==> flow/design.v <==
module counter_1000(clk,rst,clkout,statechange);
input clk,rst;
output clkout;
output [1:0] statechange;
reg clkout;
reg [9:0] flag1;
reg [1:0] statechange;
always @(posedge clk) 
begin   
    if(rst)
        begin
            flag1<=0;
            clkout<=1'b1;
        end
	else if(flag1<500) 
		begin
			flag1<=flag1+1;
			clkout<=1'b1;
		end 
	else if(flag1<1000)
		begin
			flag1<=flag1+1;
			clkout<=1'b0;
        end
    else if(flag1==1000)
        begin
            flag1<=0;
            clkout<=1'b1;
		end
end
always @(posedge clk)
begin 
    if(rst)
        statechange <= 0;
    else if(flag1==1000)
    begin
        if(statechange<3)
            statechange <= statechange + 1;
        else
            statechange <= 0;
    end
end
endmodule
module TrigSignal(clk_1m,rst,trig);
input clk_1m,rst;
output trig;
reg trig;
reg [16:0]flag1;
always @(posedge clk_1m) 
begin   
    if(rst)
        begin
            flag1<=0;
            trig<=1'b0;
        end
	else if(flag1<15) 
		begin
			flag1<=flag1+1;
			trig<=1'b1;
		end 
	else if(flag1<100000)
		begin
			flag1<=flag1+1;
			trig<=1'b0;
        end
    else if(flag1==100000)
        begin
            flag1<=0;
            trig<=1'b0;
		end
end
endmodule 
module PosCounter(clk_1m,rst,echo,dis_count);
input clk_1m,rst,echo;
output [19:0] dis_count;
reg [19:0] dis_count;
reg [19:0] count;
reg [19:0] countfinal;
always@(posedge clk_1m)
begin 
    if(rst)
    begin
        dis_count <= 0;
        count <= 0;
        countfinal <= 0;
    end
    else if(echo == 1'b1)
    begin
        count <= count+1;
        countfinal <= count;
    end
    else 
    begin
        dis_count <= countfinal *120 >> 6;
        count <= 0;
    end
end 
endmodule  
module Showdigit(in,LED_activating_counter,out1,out2);
input [19:0] in;
input [1:0] LED_activating_counter;
output reg [6:0] out1;
output reg [3:0] out2;
reg [3:0] outnumber;
always @(*)
begin
    case(LED_activating_counter)
    2'b00: 
    begin
        out2 = 4'b0111; 
        outnumber = (in / 10000)%10; 
    end
    2'b01: 
    begin
        out2 = 4'b1011; 
        outnumber = (in / 1000)%10; 
    end
    2'b10: 
    begin
        out2 = 4'b1101; 
        outnumber = ((in / 100)%10); 
    end
    2'b11: 
    begin
        out2 = 4'b1110; 
        outnumber = ((in / 10)%10); 
    end
    default: begin out2 = 4'b1111; outnumber = 4'b0000; end
    endcase
end
always@(*)
begin
    case(outnumber)
    4'b0000: out1 = 7'b0000001;  
    4'b0001: out1 = 7'b1001111;  
    4'b0010: out1 = 7'b0010010;  
    4'b0011: out1 = 7'b0000110;  
    4'b0100: out1 = 7'b1001100;  
    4'b0101: out1 = 7'b0100100;  
    4'b0110: out1 = 7'b0100000;  
    4'b0111: out1 = 7'b0001111;  
    4'b1000: out1 = 7'b0000000;  
    4'b1001: out1 = 7'b0000100;  
    default: out1 = 7'b0000001;  
    endcase
end
endmodule  
module Top(clk, rst, Trig, Echo, distance, sel);
input clk, rst, Echo;
output Trig;
output [6:0] distance;
output [3:0] sel;
wire [19:0] dis;
wire [1:0] state;
wire clk_1k;
counter_1000 u3(.clk(clk), .rst(rst), .clkout(clk_1k), .statechange(state));
TrigSignal u1(.clk_1m(clk), .rst(rst), .trig(Trig));
PosCounter u2(.clk_1m(clk), .rst(rst), .echo(Echo), .dis_count(dis));
Showdigit u4(.in(dis),.LED_activating_counter(state),.out1(distance[6:0]),.out2(sel[3:0]));
endmodule  
# From RTL to reports: Top
# Tool output for the design above, in the order of the flow.
# Lines are those of the file above, counted from 1.
# Operators: Yosys type, input widths -> output width; for muxes data width and select width s.
# Cell names lack the library's common part.
design:
  top_module: "Top"
  clock: "clk"
  library: "sky130hd"
  lib_corner: "tt_025C_1v80"

# Word-level counts
# Yosys after proc, flatten, opt, wreduce and memory -nomap, before mapping. Memory bits, and registers merged into a memory's read port (data or address), are not among the register bits. Print and check cells are not counted. Equal cells are merged and count once.
# Yosys's memory passes give these memory sizes; they may raise the number of words (mostly to a power of two), join words into wider ones and drop unused or constant bits.
word_totals:
  regBits: 90
  mem_bits_ro: 112
  memories: 1
  out_inout_bits: 12
  wordCells: 48
classes:
  addsub: 4
  n_mul: 1
  n_div: 8
  n_cmp: 5
  eq_ne: 5
  mux: 12
  bitwise: 1
  reduce_logical: 4
memory_table:
  columns: ["name", "words", "word_bits", "rd", "write_ports", "line", "rtl"]
  rows:
  - ["(no name shown)", 16, 7, 1, 0, 133, "case(outnumber)"]
op_table:
  columns: ["cell", "n"]
  rows:
  - ["$mod 32x4->32 const B", 4]
  - ["$div 20x14->32 const B", 1]
  - ["$div 20x10->32 const B", 1]
  - ["$div 20x7->32 const B", 1]
  - ["$div 20x4->32 const B", 1]
  - ["$mul 20x4->23 const B", 1]
  - ["$mux 17", 3]
  - ["$pmux 4 s4", 2]
  - ["$mux 10", 3]
  - ["$add 20x1->20 const B", 1]
  - ["$add 17x1->17 const B", 1]
  - ["$lt 17x17->1 const B", 1]
  - ["$eq 17x17->1 const B", 1]
  - ["$lt 17x4->1 const B", 1]
  - ["$add 10x1->10 const B", 1]
  - ["$lt 10x10->1 const B", 1]
  - ["$eq 10x10->1 const B", 1]
  - ["$lt 10x9->1 const B", 1]
  - ["$reduce_bool 3->1", 2]
  - ["$eq 2x2->1 const B", 2]
  - ["$mux 1", 3]
  - ["$add 2x1->2 const B", 1]
  - ["$eq 2x1->1 const B", 1]
  - ["$lt 2x2->1 const B", 1]
  - ["$logic_not 2->1", 1]
  - ["$reduce_or 2->1", 1]
  - ["$mux 2", 1]
  - ["$not 1->1", 1]

# Longest topological paths
# Longest topological path by Yosys (ltp), each cell counted once; first at word level (registers and memories cut), then after technology mapping (sequential cells cut; the memories' decode and read muxes count).
depth:
  word_depth: 4
  abc_area: 0
  ltp_mapped: 431

# Netlist
# Yosys stat after the flow's synthesis: flattened, memories mapped to cells. It holds for the ABC_AREA given above (unset counts as 0); a run with the other value may have another netlist.
synth_totals:
  cell_count: 3991
  mapped_area_um2: 27894.3
  seqArea_um2: 1801.7
  ff_cells: 90
  n_buf: 146
by_type:
  columns: ["cell", "n"]
  rows:
  - ["ha_1", 295]
  - ["nor2_1", 491]
  - ["dfxtp_1", 90]
  - ["a21oi_1", 283]
  - ["o21a_1", 171]
  - ["xnor2_1", 146]
  - ["nand2_1", 324]
  - ["nor3_1", 234]
  - ["o21ai_0", 179]
  - ["fa_1", 37]
  - ["o31ai_1", 96]
  - ["xor2_1", 73]
  - ["nand3_1", 121]
  - ["mux2i_1", 60]
  - ["inv_1", 138]
  - ["mux2_2", 46]
  - ["a21o_1", 68]
  - ["clkbuf_1", 114]
# Other cell types: 110; their cells: 1025.
# The figures by module come from a second, unflattened synthesis with its own total; it is not the netlist above.
unflattened:
  hier_cells: 4098
  area_unflattened_um2: 29295.6
# Rows give one instance, submodules left out.
by_module:
  columns: ["mod", "n_inst", "cells", "mod_area_um2"]
  rows:
  - ["Showdigit", 1, 3434, 23283.6]
  - ["PosCounter", 1, 458, 4202.8]
  - ["TrigSignal", 1, 129, 1099.8]
  - ["counter_1000", 1, 77, 709.4]
  - ["Top", 1, 0, 0.0]

# Path before layout
# Source: OpenSTA report_checks on the synthesized netlist (no wires, ideal clock, input and output delay 20% of the period each), path of least setup slack; recovery checks are left aside. Register names are those of the netlist, which keeps one name where synthesis merged equal registers.
synth_timing:
  path_kind: "register to output"
  start: "register u3.statechange[0]"
  end: "output distance[2]"
  clock_period_ns: 1000.0
  out_delay_ns: 200.000
  t_first_pin_ns: 0.000
  arrival_time_ns: 80.856
  required_time_ns: 800.000
  slack_ns: 719.144
  delay_ns: 80.856
  driving_pins: 415
  path_buffers: 35
  period_less_setup_slack_ns: 280.856
# "delay_ns" = arrival - input delay + setup time.
# A path that ends at an output port has no setup time.
# "driving_pins" counts driving pins, that of a launching flip-flop among them; a cell with two outputs on the path counts twice.
# "period_less_setup_slack_ns" = period - worst setup slack (recovery checks aside). The figure is calculated, with input and output delays left at 20% of the set period.
# A register here has more assigning lines than the two given.
synth_between:
  cell_sequence: "dfxtp_1 > inv_1 > ha_1 > clkbuf_1 > inv_1 > nand2_1 > ha_1 > and4b_1 > nand4_1 > o21a_1 > nand2_1 > nand2_1 > ha_1 > and3_1 > nand4_1 > o21ai_1 > clkbuf_1 > mux2_2 > (+379 left out) > o21ai_0 > nand2b_1 > a21oi_1 > nor2b_1 > o21ai_0 > nand2b_1 > a21oi_1 > nor2b_1 > o21ai_0 > nand2b_1 > a21oi_1 > nand2_1 > o211ai_1 > a31o_2 > inv_1 > ha_1 > nand4bb_1 > o221ai_1"
synth_rtl:
  columns: ["element", "line", "rtl"]
  rows:
  - ["from (decl)", 4, "output [1:0] statechange;"]
  - ["from (assign)", 34, "statechange <= 0;"]
  - ["from (assign)", 38, "statechange <= statechange + 1;"]
  - ["to (decl)", 151, "output [6:0] distance;"]
# Chain of elaborated cells between the ends: none given.

# Worst path after layout
# Path of least setup slack in the final report of run A (OpenROAD, finished layout, wires in). Where an end is a register, its clock arrival counts in the times.
layout_timing:
  path_kind: "register to output"
  start: "register u3.statechange[0]"
  end: "output distance[2]"
  clock_period_ns: 188.0
  out_delay_ns: 37.60
  t_first_pin_ns: 0.34
  arrival_time_ns: 90.73
  required_time_ns: 150.40
  slack_ns: 59.67
  driving_pins: 384
  path_buffers: 1
# A register here has more assigning lines than the two given.
layout_between:
  cell_sequence: "dfxtp_1 > inv_1 > ha_2 > inv_1 > ha_1 > o21ai_0 > nor2_1 > ha_1 > and4b_1 > nand4_1 > o21ai_0 > nand2_1 > nand2_1 > ha_1 > and3_1 > nand4_1 > o21ai_1 > mux2_2 > (+348 left out) > nand2b_1 > a21oi_1 > nor2b_1 > o21ai_0 > nand2b_1 > a21oi_1 > nor2b_1 > o21ai_0 > nand2b_1 > a21oi_1 > nand2_1 > o211ai_1 > a31o_2 > inv_1 > ha_1 > nand4bb_1 > o221ai_1 > clkdlybuf4s50_1"
layout_rtl:
  columns: ["element", "line", "rtl"]
  rows:
  - ["from (decl)", 4, "output [1:0] statechange;"]
  - ["from (assign)", 34, "statechange <= 0;"]
  - ["from (assign)", 38, "statechange <= statechange + 1;"]
  - ["to (decl)", 151, "output [6:0] distance;"]
# Chain of elaborated cells between the ends: none given.

# Measured results for Top: 3 stored runs of the Yosys and OpenROAD flow on sky130hd. The settings differ; the order carries no meaning. The constraints put input and output delay at 20% of the set period each and load the outputs with 0.01 pF.
# "period_reached_ns" means the clock period less the worst setup slack. The figure is calculated, with input and output delays left at 20% of the set period.
# By "worst_path_ns" is meant the share of the clock period that the worst setup path is allowed (20% is reserved at inputs, 20% at outputs), minus its slack. Clock arrival times at its registers enter into it.
# "power_uw": no workload was simulated; the value follows from the tool's default switching activity.
runs:
  - name: "run A"
    settings:
      ABC_AREA: 0
      CAP_MARGIN: 35
      CORE_MARGIN: 6
      CORE_UTILIZATION: 52
      CTS_CLUSTER_DIAMETER: 47
      GPL_ROUTABILITY_DRIVEN: 1
      PLACE_DENSITY_LB_ADDON: 0.29
      SETUP_SLACK_MARGIN: 5.0
      period_ns: 188.0
      SLEW_MARGIN: 20
    results:
      power_uw: 40.6
      finalUtil_frac: 0.548
      die_um2: 59345.8
      worst_path_ns: 90.73
      critical_path_type: "register to output"
      period_reached_ns: 128.329
      final_hold_ws_ns: 0.460
      tns_ns: 0.000
      yosys_chip_area_um2: 27894.3
      layout_stdcell_area_um2: 28899.0
      setup_ws_ns: 59.671
  - name: "run B"
    settings:
      CELL_PAD_IN_SITES_GLOBAL_PLACEMENT: 3
      CORE_ASPECT_RATIO: 0.64
      CORE_UTILIZATION: 61
      MAX_ROUTING_LAYER: "met4"
      PLACE_DENSITY: 0.6
      SLEW_MARGIN: 15
      period_ns: 1000.0
      CAP_MARGIN: 20
      CORE_MARGIN: 2
    outcome: "incomplete, placement halted on GPL-0301"
  - name: "run C"
    settings:
      CAP_MARGIN: 10
      CELL_PAD_IN_SITES_DETAIL_PLACEMENT: 1
      CELL_PAD_IN_SITES_GLOBAL_PLACEMENT: 3
      CORE_ASPECT_RATIO: 0.86
      CORE_UTILIZATION: 61
      MAX_ROUTING_LAYER: "met4"
      PLACE_DENSITY: 0.6
      SLEW_MARGIN: 15
      period_ns: 1000.0
      CORE_MARGIN: 2
    outcome: "incomplete, placement halted on GPL-0301"
